==> flow/design.v <==
`timescale 1ns / 1ps
module clock(clk, reset, freq, clk_en);
	input clk;
	input reset;
	input [31:0] freq;
	output clk_en;
	reg clk_temp;
	reg [26:0] counter;
	wire [26:0]	cycles;
	assign clk_en = clk_temp;
	assign cycles = (100000000 / freq) - 1;
	always @ (posedge clk) begin
		if (reset) begin
			counter <= 0;
			clk_temp <= 0;
		end
		else begin
		counter <= counter + 1;
		if (counter == cycles) begin
			clk_temp <= 1;
			counter <= 0;
		end
		else
			clk_temp <= 0;
		end
	end
endmodule
`timescale 1ns / 1ps
module hvsync_generator(clk, reset, en, vga_h_sync, vga_v_sync, inDisplayArea, CounterX, CounterY);
input clk;
input reset;
input en;
output vga_h_sync, vga_v_sync;
output reg inDisplayArea;
output [9:0] CounterX;
output [9:0] CounterY;
reg [9:0] CountX;
reg [9:0] CountY;
assign CounterX = PixelX;
assign CounterY = PixelY;
reg [9:0] PixelX;
reg [9:0] PixelY;
parameter CountXmaxed = 799;  
parameter CountYmaxed = 524;  
parameter hpulse = 96; 	 
parameter vpulse = 2; 	 
parameter hbp = 144; 	 
parameter hfp = 784; 	 
parameter vbp = 35; 		 
parameter vfp = 515; 	 
always @(posedge clk)
	if (reset) begin
		CountX <= 0;
		CountY <= 0;
	end
	else if (en)
	if(CountX < CountXmaxed)
		CountX <= CountX + 1;
	else 	
	begin
		CountX <= 0;
		if (CountY < CountYmaxed)
			CountY <= CountY + 1;
		else
			CountY <= 0;
	end
assign vga_h_sync = (CountX < hpulse) ? 0:1;
assign vga_v_sync = (CountY < vpulse) ? 0:1;
always @(posedge clk)
	if (reset) begin
		inDisplayArea <= 0;
		PixelX <= 0;
		PixelY <= 0;
	end
	else if (en)
	if(CountX >= hbp && CountX < hfp && CountY >= vbp && CountY < vfp) begin
		inDisplayArea <= 1;
		PixelX <= CountX - hbp;
		PixelY <= CountY - vbp;
	end
	else begin
		inDisplayArea <= 0;
		PixelX <= 0;
		PixelY <= 0;
	end
endmodule
`timescale 1ns / 1ps
module pieces(encoding, PixelX, PixelY, display);
	input [41:0] encoding;
	input [9:0] PixelX;
	input [9:0] PixelY;
	output display;
	reg [5:0] coordinate;
	always @* begin
		coordinate <= ((PixelX-145) / 50) + 7 * ((PixelY-90) / 50);
	end
	assign display = encoding[coordinate];
endmodule
`timescale 1ns / 1ps
module finish(encoding, pos, done);
	input [41:0] encoding;
	input [5:0] pos;
	output reg done;
	always @* begin
		if (encoding[pos+1] && encoding[pos+2] && encoding[pos+3] && (pos%7 < 4))
			done <= 1;
		else if (encoding[pos-1] && encoding[pos+1] && encoding[pos+2] && (pos%7 < 5) && (pos%7 > 0))
			done <= 1;
		else if (encoding[pos-2] && encoding[pos-1] && encoding[pos+1] && (pos%7 < 6) && (pos%7 > 1))
			done <= 1;
		else if (encoding[pos-3] && encoding[pos-2] && encoding[pos-1] && (pos%7 > 2))
			done <= 1;
		else if (encoding[pos+7] && encoding[pos+14] && encoding[pos+21] && (pos < 21))
			done <= 1;
		else if (encoding[pos+8] && encoding[pos+16] && encoding[pos+24] && (pos%7 < 4) && (pos < 21))
			done <= 1;
		else if (encoding[pos-8] && encoding[pos+8] && encoding[pos+16] && (pos%7 < 5) && (pos%7 > 0) && (pos < 28) && (pos > 6))
			done <= 1;
		else if (encoding[pos-16] && encoding[pos-8] && encoding[pos+8] && (pos%7 < 6) && (pos%7 > 1) && (pos < 35) && (pos > 13))
			done <= 1;
		else if (encoding[pos-24] && encoding[pos-16] && encoding[pos-8] && (pos%7 > 2) && (pos > 20))
			done <= 1;
		else if (encoding[pos+6] && encoding[pos+12] && encoding[pos+18] && (pos%7 > 2) && (pos < 21))
			done <= 1;
		else if (encoding[pos-6] && encoding[pos+6] && encoding[pos+12] && (pos%7 > 1) && (pos%7 < 6) && (pos < 28) && (pos > 6))
			done <= 1;
		else if (encoding[pos-12] && encoding[pos-6] && encoding[pos+6] && (pos%7 > 0) && (pos%7 < 5) && (pos < 35) && (pos > 13))
			done <= 1;
		else if (encoding[pos-18] && encoding[pos-12] && encoding[pos-6] && (pos%7 < 4) && (pos > 20))
			done <= 1;
		else 
			done <= 0;
	end
endmodule
`timescale 1ns / 1ps
module vga(clk, rst, reset, btnL, btnR, btnD, vga_h_sync, vga_v_sync, vga_R, vga_G, vga_B);
	input clk, rst, reset, btnL, btnR, btnD;
	output vga_h_sync, vga_v_sync;
	output [2:0] vga_R;
	output [2:0] vga_G;
	output [1:0] vga_B;
	wire inDisplayArea;
	wire [9:0] PixelX;
	wire [9:0] PixelY;
	wire clk_px;
	wire rDisplay, yDisplay, rFinish, yFinish;
	clock clkpx (.clk(clk), .reset(rst), .freq(25000000), .clk_en(clk_px));
	hvsync_generator syncgen(.clk(clk), .reset(rst), .en(clk_px), .vga_h_sync(vga_h_sync), .vga_v_sync(vga_v_sync), 
	.inDisplayArea(inDisplayArea), .CounterX(PixelX), .CounterY(PixelY));
	reg [41:0] red;
	reg [41:0] ylw;
	reg [3:0] col;
	reg [2:0] columnA;
	reg [2:0] columnB;
	reg [2:0] columnC;
	reg [2:0] columnD;
	reg [2:0] columnE;
	reg [2:0] columnF;
	reg [2:0] columnG;
	reg player;
	reg [5:0] coordinate;
	reg [5:0] prev_coordinate;
	reg [2:0] height;
	reg winner;
	reg rw;
	reg yw;
	pieces redpieces (.encoding(red_q), .PixelX(PixelX), .PixelY(PixelY), .display(rDisplay));
	pieces ylwpieces (.encoding(ylw_q), .PixelX(PixelX), .PixelY(PixelY), .display(yDisplay));
	finish rwins (.encoding(red_q), .pos(coordinate_q), .done(rFinish));
	finish ywins (.encoding(ylw_q), .pos(coordinate_q), .done(yFinish));
	reg [2:0] vga_R;
	reg [2:0] vga_G;
	reg [1:0] vga_B;
	always @(posedge clk) begin
		if (rst) begin
			vga_R = 3'b000;
			vga_G = 3'b000;
			vga_B = 2'b00;
		end
		else if(inDisplayArea) begin
			if (PixelX > 145 && PixelX < 495 && PixelY > 40 && PixelY < 90 &&
				(PixelX - 145 > col_q * 50) && (PixelX - 145 < (col_q+1) * 50)) begin
				if (player_q) begin
					vga_R = 3'b111;
					vga_G = 3'b000;
					vga_B = 2'b00;
				end
				else begin
					vga_R = 3'b111;
					vga_G = 3'b111;
					vga_B = 2'b00;
				end
			end
			else if (PixelX >= 145 && PixelX <= 495 && PixelY >= 90 && PixelY <= 390) begin
				if ((PixelX-45) % 50 == 0 || (PixelY-40) %50 == 0) begin
					vga_R = 3'b000;
					vga_G = 3'b000;
					vga_B = 2'b00;
				end
				else if (rDisplay) begin
					vga_R = 3'b111;
					vga_G = 3'b000;
					vga_B = 2'b00;
				end
				else if (yDisplay) begin
					vga_R = 3'b111;
					vga_G = 3'b111;
					vga_B = 2'b00;
				end
				else begin
					vga_R = 3'b000;
					vga_G = 3'b111;
					vga_B = 2'b11;
				end
			end
			else begin
				if (PixelX > 545 && PixelX < 595 && PixelY > 340 && PixelY < 390)
					if (rw_q) begin
						vga_R = 3'b111;
						vga_G = 3'b000;
						vga_B = 2'b00;
					end
					else if (yw_q) begin
						vga_R = 3'b111;
						vga_G = 3'b111;
						vga_B = 2'b00;
					end
					else begin
						vga_R = 3'b000;
						vga_G = 3'b111;
						vga_B = 2'b00;
					end
				else begin
					vga_R = 3'b111;
					vga_G = 3'b111;
					vga_B = 2'b11;
				end
			end
		end
		else begin
			vga_R = 3'b000;
			vga_G = 3'b000;
			vga_B = 2'b00;
		end
	end
	localparam DIV_BITS = 6;
	wire [DIV_BITS:0] clk_dv_inc;
	reg [DIV_BITS-1:0]  clk_dv;
   reg         clk_en;
   reg         clk_en_d;
   assign clk_dv_inc = clk_dv + 1;
   always @ (posedge clk) begin
		if (rst) begin
			clk_dv   <= 0;
			clk_en   <= 0;
			clk_en_d <= 0;
		end
		else begin
			clk_dv   <= clk_dv_inc[DIV_BITS-1:0];
			clk_en   <= clk_dv_inc[DIV_BITS];
			clk_en_d <= clk_en;
		end
	end
	reg [3:0]   step_reset;
	reg [3:0]	step_left;
	reg [3:0]	step_right;
	reg [3:0]	step_down;
   always @ (posedge clk)
		if (rst)
		begin
			step_reset <= 4'b0;
			step_left  <= 4'b0;
			step_right <= 4'b0;
			step_down  <= 4'b0;
		end
		else if (clk_en)
		begin
			step_reset[3:0]  <= {reset, step_reset[3:1]};
			step_left[3:0]  <= {btnL, step_left[3:1]};
			step_right[3:0]  <= {btnR, step_right[3:1]};
			step_down[3:0]  <= {btnD, step_down[3:1]};
		end
	reg [41:0] red_q;
	reg [41:0] ylw_q;
	reg [3:0] col_q;
	reg player_q;
	reg [5:0] coordinate_q;
	reg rw_q;
	reg yw_q;
	always @ (posedge clk) begin
		red = red_q;
		ylw = ylw_q;
		col = col_q;
		player = player_q;
		coordinate = coordinate_q;
		rw = rw_q;
		yw = yw_q;
		if (rst) begin
			red = 42'b0000111_0000000_0000000_0000000_0000000_0000000;
			ylw = 42'b0000000_0000111_0000000_0000000_0000000_0000000;
			col = 3;
			columnA = 2;
			columnB = 2;
			columnC = 2;
			columnD = 0;
			columnE = 0;
			columnF = 0;
			columnG = 0;
			player = 1;
			winner = 0;
			coordinate = 0;
			rw = 0;
			yw = 0;
		end
		else if(~step_reset[0] & step_reset[1] & step_reset[2] & clk_en_d) begin
			red = 42'b0;
			ylw = 42'b0;
			col = 3;
			columnA = 0;
			columnB = 0;
			columnC = 0;
			columnD = 0;
			columnE = 0;
			columnF = 0;
			columnG = 0;
			player = 1;
			winner = 0;
			coordinate = 0;
			rw = 0;
			yw = 0;
		end
		else if(~step_left[0] & step_left[1] & step_left[2] & clk_en_d) begin
			if (col == 0)
				col = 0;
			else
				col = col - 1;
		end
		else if(~step_right[0] & step_right[1] & step_right[2] & clk_en_d) begin
			if (col == 6)
				col = 6;
			else
				col = col + 1;
		end
		else if(~step_down[0] & step_down[1] & step_down[2] & clk_en_d) begin
			case (col)
				0 : height = columnA;
				1 : height = columnB;
				2 : height = columnC;
				3 : height = columnD;
				4 : height = columnE;
				5 : height = columnF;
				6 : height = columnG;
				default : height = 0;
			endcase
			if (height == 6)
				;
			else begin
				coordinate = col + 7*(5-height);
				if (player) begin
					red[coordinate] = 1;
				end
				else begin
					ylw[coordinate] = 1;
				end
				player = ~player;
				case (col)
					0 : columnA = height + 1;
					1 : columnB = height + 1;
					2 : columnC = height + 1;
					3 : columnD = height + 1;
					4 : columnE = height + 1;
					5 : columnF = height + 1;
					6 : columnG = height + 1;
					default : ;
				endcase
			end
			if (~winner) 
				if(rFinish && player) begin
					rw = 1;
					winner =1;
				end
				else if (yFinish && ~player) begin
					yw = 1;
					winner =1;
				end
		end
		red_q <= red;
		ylw_q <= ylw;
		col_q <= col;
		player_q <= player;
		coordinate_q <= coordinate;
		rw_q <= rw;
		yw_q <= yw;
	end
endmodule
# Reports on vga
# The steps from the RTL of vga to its reports follow in flow order.
# Lines are those of the file above, counted from 1.
# Operators: Yosys type, input widths -> output width; for muxes data width and select width s.
# Cell names lack the library's common part.
# Not given: -
[setup]
design = "vga"
clk_port = "clk"
library = "sky130hd"
pvt_corner = "tt_025C_1v80"

# Word level
# Source: Yosys, flattened and elaborated, memories not mapped. Widths are those after wreduce. Registers that Yosys merges into a memory's read port (data or address) are not register bits. Print and check cells do not count. Equal cells are merged and count once.
[classes]
add_sub_neg = 38
n_mul = 4
div_mod_pow = 5
cmp = 34
equal = 12
n_shift = 45
n_mux = 103
bitwise = 30
reduce_and_logical = 163
[ops]
columns = ["op", "n"]
rows = [
  ["$shiftx 42x8->1", 24],
  ["$shiftx 42x7->1", 18],
  ["$div 32x6->32 const B", 2],
  ["$mod 32x6->32 const B", 2],
  ["$mux 38", 6],
  ["$mux 31", 6],
  ["$mul 32x5->31 const B", 1],
  ["$logic_and 1x1->1", 130],
  ["$mul 3x32->6 const A", 1],
  ["$lt 32x3->1 const B", 3],
  ["$mod 6x3->32 const B", 1],
  ["$and 42x42->42", 2],
  ["$or 42x42->42", 2],
  ["$shiftx 42x6->1", 2],
  ["$reduce_and 5->1", 15],
  ["$gt 32x1->1 const B", 2],
  ["$logic_not 32->1", 2],
  ["$mux 3", 20],
  ["$lt 10x10->1 const B", 5],
  ["$mux 2", 23],
  ["$shift 1x7->42 const A", 1],
  ["$not 42->42", 1],
  ["$mux 10", 4],
  ["$mux 1", 39],
  ["$mul 4x5->9 const B", 1],
  ["$gt 32x10->1", 1],
  ["$gt 32x2->1 const B", 1],
  ["$lt 32x32->1", 1],
]
# Other operator kinds: 61; their cells: 118.
[bits]
ff_bits = 220
in_bits = 6
out_inout_bits = 10
wordCells = 471

# Logic depth
# Depth = most cells in a row (Yosys ltp): at word level without a register or memory, in the mapped netlist without a sequential cell, where the memories' decode and read muxes count.
[logic_depth]
depth_word = 24
ABC_AREA = 0
ltp_mapped = 40
mapped_depth_nobuf = 38

# Netlist
# Yosys stat after the flow's synthesis: flattened, memories mapped to cells. It holds for the ABC_AREA given above (unset counts as 0); a run with the other value may have another netlist.
# The area totals of this step are shown rounded.
[synth_totals]
cell_count = 2813
yosys_area_mm2 = 0.023
seqArea_mm2 = 0.0043
ff_cells = 215
n_buf = 170
[types]
columns = ["cell", "n", "area_total_um2"]
rows = [
  ["dfxtp_1", 215, 4.3E+03],
  ["mux4_2", 136, 3.06E+03],
  ["ha_1", 135, 1689.12],
  ["mux2i_1", 131, 1.31E+03],
  ["nor2_1", 344, 1.29E+03],
  ["a21oi_1", 237, 1.19E+03],
  ["nand2_1", 233, 874.589],
  ["xnor2_1", 96, 840.806],
  ["o21ai_0", 162, 810.778],
  ["xor2_1", 53, 464.195],
  ["mux2_2", 40, 450.432],
  ["clkbuf_1", 117, 439.171],
  ["inv_1", 92, 345.331],
  ["nand3_1", 63, 315.302],
  ["nor3_1", 63, 315.302],
  ["o211ai_1", 39, 292.781],
  ["nor2b_1", 39, 243.984],
  ["fa_1", 12, 240.23],
]
# Other cell types: 93; their cells: 606.
# By module: a second synthesis without flattening, with its own total; a netlist apart from the flattened one above.
[hier_totals]
hier_cells = 8570
hier_area_mm2 = 0.063
# Rows give one instance, submodules left out.
[by_module]
columns = ["mod", "instances", "cells", "area_mm2", "mod_seq_area_mm2"]
rows = [
  ["clock", 1, 5049, 0.033, 0.00056],
  ["finish", 2, 615, 0.0057, 0],
  ["vga", 1, 1246, 0.01, 0.0029],
  ["pieces", 2, 398, 0.003, 0],
  ["hvsync_generator", 1, 249, 0.0022, 0.00082],
]

# Timing after synthesis
# Source: OpenSTA report_checks on the synthesized netlist (no wires, ideal clock, input and output delay 20% of the period each), path of least setup slack; recovery checks are left aside. Register names are those of the netlist, which keeps one name where synthesis merged equal registers.
[synth_path]
path_type = "reg2reg"
start = "register syncgen.PixelY[2]"
end = "register vga_B[0]"
tclk_ps = 10000
setup_time_ps = 79
launch_ps = 0
arrival_time_ps = 8141
required_ps = 9921
setup_slack_ps = 1780
delay_ps = 8220
path_stages = 31
path_buffers = 1
synth_period_reached_ps = 8220
# "delay_ps" is the arrival time less input delay plus setup time.
# "path_stages" counts driving pins, that of a launching flip-flop among them; a cell with two outputs on the path counts twice.
# "synth_period_reached_ps" = period - worst setup slack (recovery checks aside). The figure is calculated, with input and output delays left at 20% of the set period.
# Between the ends stands the longest chain of elaborated cells between them, by number of cells; it is not shown to be the way that was timed. Of several equally long chains one is given.
# Each line given opens the expression or statement behind the cell; cells for indexed reads and writes are added by Yosys, which also makes memories of some case tables.
# A register here has more assigning lines than the two given.
[synth_between]
cell_sequence = "dfxtp_1 > clkbuf_1 > inv_1 > ha_1 > nor2b_1 > o21ai_1 > xor2_1 > xnor2_1 > a31oi_1 > maj3_1 > o221ai_1 > a31oi_1 > a211oi_2 > a31oi_1 > xnor2_1 > nand2_1 > o21ba_2 > xnor2_1 > and3_1 > o31a_1 > fa_1 > fa_1 > fa_1 > xor2_1 > mux4_2 > o21ai_0 > o22ai_1 > a211oi_1 > and2_1 > o211ai_1 > a211oi_2"
elab_chain_cells = 9
cone_cells = 30
cone_lines = 8
classes_between = "add/sub (3); mul (1); div (2); compare (6); shift (2); mux (5); reduce/logical (11)"
[synth_rtl]
columns = ["element", "line", "text"]
rows = [
  ["start: declaration", 42, "reg [9:0] PixelY;"],
  ["start: assignment", 73, "PixelY <= 0;"],
  ["start: assignment", 79, "PixelY <= CountY - vbp;"],
  ["$sub 10x7->11", 95, "coordinate <= ((PixelX-145) / 50) + 7 * ((PixelY-90) / 50);"],
  ["$div 32x6->32", 95, ""],
  ["$mul 3x32->6", 95, ""],
  ["$add 6x6->6", 95, ""],
  ["$shiftx 42x6->1", 97, "assign display = encoding[coordinate];"],
  ["$mux 2", 205, "else if (yDisplay) begin"],
  ["$mux 2", 200, "else if (rDisplay) begin"],
  ["$mux 2", 195, "if ((PixelX-45) % 50 == 0 || (PixelY-40) %50 == 0) begin"],
  ["$mux 2", 194, "else if (PixelX >= 145 && PixelX <= 495 && PixelY >= 90 && PixelY <= 390) begin"],
  ["end: assignment", 191, "vga_B = 2'b00;"],
  ["end: assignment", 198, "vga_B = 2'b00;"],
  ["end: declaration", 141, "output [1:0] vga_B;"],
]

# Path in the finished layout
# From the final timing report of record 1: the path of least setup slack in the routed layout; clock arrival at registers is part of the times.
# The path's times are printed in steps of 10 ps; the period is the one set.
[layout_path]
path_type = "reg2reg"
start = "register syncgen.PixelY[1]"
end = "register vga_B[0]"
tclk_ps = 8160
setup_time_ps = 60
launch_ps = 530
arrival_time_ps = 8270
required_ps = 8630
setup_slack_ps = 360
path_stages = 30
path_buffers = 2
# Between the ends stands the longest chain of elaborated cells between them, by number of cells; it is not shown to be the way that was timed. Of several equally long chains one is given.
# A register here has more assigning lines than the two given.
[layout_between]
cell_sequence = "dfxtp_1 > buf_4 > o211a_1 > or3_1 > and2_1 > or2_2 > o211ai_1 > buf_4 > o21a_1 > or3_1 > a31oi_2 > a211oi_2 > a31oi_1 > xnor2_1 > nand2_1 > o21ba_2 > xnor2_1 > and3_1 > o31a_1 > fa_1 > fa_1 > fa_2 > xor2_4 > mux4_2 > mux2i_2 > nor2_1 > a211oi_2 > and2_1 > o211ai_1 > a211oi_2"
elab_chain_cells = 9
cone_cells = 30
cone_lines = 8
classes_between = "add/sub (3); mul (1); div (2); compare (6); shift (2); mux (5); reduce/logical (11)"
[layout_rtl]
columns = ["element", "line", "text"]
rows = [
  ["start: declaration", 42, "reg [9:0] PixelY;"],
  ["start: assignment", 73, "PixelY <= 0;"],
  ["start: assignment", 79, "PixelY <= CountY - vbp;"],
  ["$sub 10x7->11", 95, "coordinate <= ((PixelX-145) / 50) + 7 * ((PixelY-90) / 50);"],
  ["$div 32x6->32", 95, ""],
  ["$mul 3x32->6", 95, ""],
  ["$add 6x6->6", 95, ""],
  ["$shiftx 42x6->1", 97, "assign display = encoding[coordinate];"],
  ["$mux 2", 205, "else if (yDisplay) begin"],
  ["$mux 2", 200, "else if (rDisplay) begin"],
  ["$mux 2", 195, "if ((PixelX-45) % 50 == 0 || (PixelY-40) %50 == 0) begin"],
  ["$mux 2", 194, "else if (PixelX >= 145 && PixelX <= 495 && PixelY >= 90 && PixelY <= 390) begin"],
  ["end: assignment", 191, "vga_B = 2'b00;"],
  ["end: assignment", 198, "vga_B = 2'b00;"],
  ["end: declaration", 141, "output [1:0] vga_B;"],
]

# Top module vga; platform sky130hd; tools Yosys and OpenROAD; 4 stored runs in no particular order. Input and output delays are each 20% of the period that was set; the output load is 0.01 pF.
# "achieved_clock_period_ps" means the clock period less the worst setup slack. The figure is calculated, with input and output delays left at 20% of the set period.
# "worst_setup_path_time_ps" is the time allowed to the run's worst setup path (the clock period less input and output delay, where it has them) less its slack. Clock arrival times count: a late capture clock shortens it, a late launch clock lengthens it.
# "total_power_w" rests on the timing tool's default activity at the inputs, not on a simulated workload.
# "worst_setup_path_time_ps" is given in steps of 10 ps.
# The measured numbers are rounded.

[[run]]
name = "record 1"
[run.settings]
CELL_PAD_IN_SITES_GLOBAL_PLACEMENT = 2
CORE_UTILIZATION = 35
CTS_CLUSTER_DIAMETER = 333
CTS_CLUSTER_SIZE = 45
MAX_ROUTING_LAYER = "met4"
SLEW_MARGIN = 10
period_ns = 8.16
CAP_MARGIN = 20
CORE_MARGIN = 2
[run.results]
setup_tns_ps = 0
ws_setup_ps = 360
die_area_mm2 = 0.068
hold_ws_ps = 450
synth_area_mm2 = 0.023
achieved_clock_period_ps = 7802
worst_setup_path_time_ps = 7800
worst_path_kind = "reg2reg"
final_stdcell_area_mm2 = 0.025
total_power_w = 0.0017

[[run]]
name = "record 2"
[run.settings]
CELL_PAD_IN_SITES_DETAIL_PLACEMENT = 2
CELL_PAD_IN_SITES_GLOBAL_PLACEMENT = 0
CORE_ASPECT_RATIO = 1.29
CORE_UTILIZATION = 17
CTS_CLUSTER_SIZE = 56
GPL_ROUTABILITY_DRIVEN = 0
MIN_ROUTING_LAYER = "met2"
PLACE_DENSITY_LB_ADDON = 0.05
SETUP_SLACK_MARGIN = 0.49
period_ns = 9.44
CAP_MARGIN = 20
CORE_MARGIN = 2
SLEW_MARGIN = 20
[run.results]
achieved_clock_period_ps = 8559
hold_ws_ps = 440
setup_tns_ps = 0
final_stdcell_area_mm2 = 0.026
ws_setup_ps = 880
die_area_mm2 = 0.14
worst_setup_path_time_ps = 8560
worst_path_kind = "reg2reg"
total_power_w = 0.0021
synth_area_mm2 = 0.023

[[run]]
name = "record 3"
[run.settings]
CELL_PAD_IN_SITES_DETAIL_PLACEMENT = 1
CELL_PAD_IN_SITES_GLOBAL_PLACEMENT = 2
CORE_MARGIN = 9
CORE_UTILIZATION = 43
CTS_CLUSTER_DIAMETER = 319
HOLD_SLACK_MARGIN = 0.23
MAX_ROUTING_LAYER = "met4"
SLEW_MARGIN = 30
TNS_END_PERCENT = 45
period_ns = 16.2
CAP_MARGIN = 20
[run.results]
ws_setup_ps = 6700
synth_area_mm2 = 0.023
worst_setup_path_time_ps = 9480
worst_path_kind = "reg2reg"
final_stdcell_area_mm2 = 0.025
achieved_clock_period_ps = 9477
die_area_mm2 = 0.062
total_power_w = 0.0012
setup_tns_ps = 0
hold_ws_ps = 430

[[run]]
name = "record 4"
[run.settings]
ABC_AREA = 0
CELL_PAD_IN_SITES_DETAIL_PLACEMENT = 1
CORE_UTILIZATION = 35
MAX_ROUTING_LAYER = "met5"
PLACE_DENSITY_LB_ADDON = 0.17
SETUP_SLACK_MARGIN = 2.3
TNS_END_PERCENT = 40
period_ns = 16.7
CAP_MARGIN = 20
CORE_MARGIN = 2
SLEW_MARGIN = 20
[run.results]
hold_ws_ps = 440
total_power_w = 0.0011
worst_setup_path_time_ps = 9410
worst_path_kind = "reg2reg"
final_stdcell_area_mm2 = 0.025
achieved_clock_period_ps = 9406
die_area_mm2 = 0.068
ws_setup_ps = 7300
setup_tns_ps = 0
synth_area_mm2 = 0.023
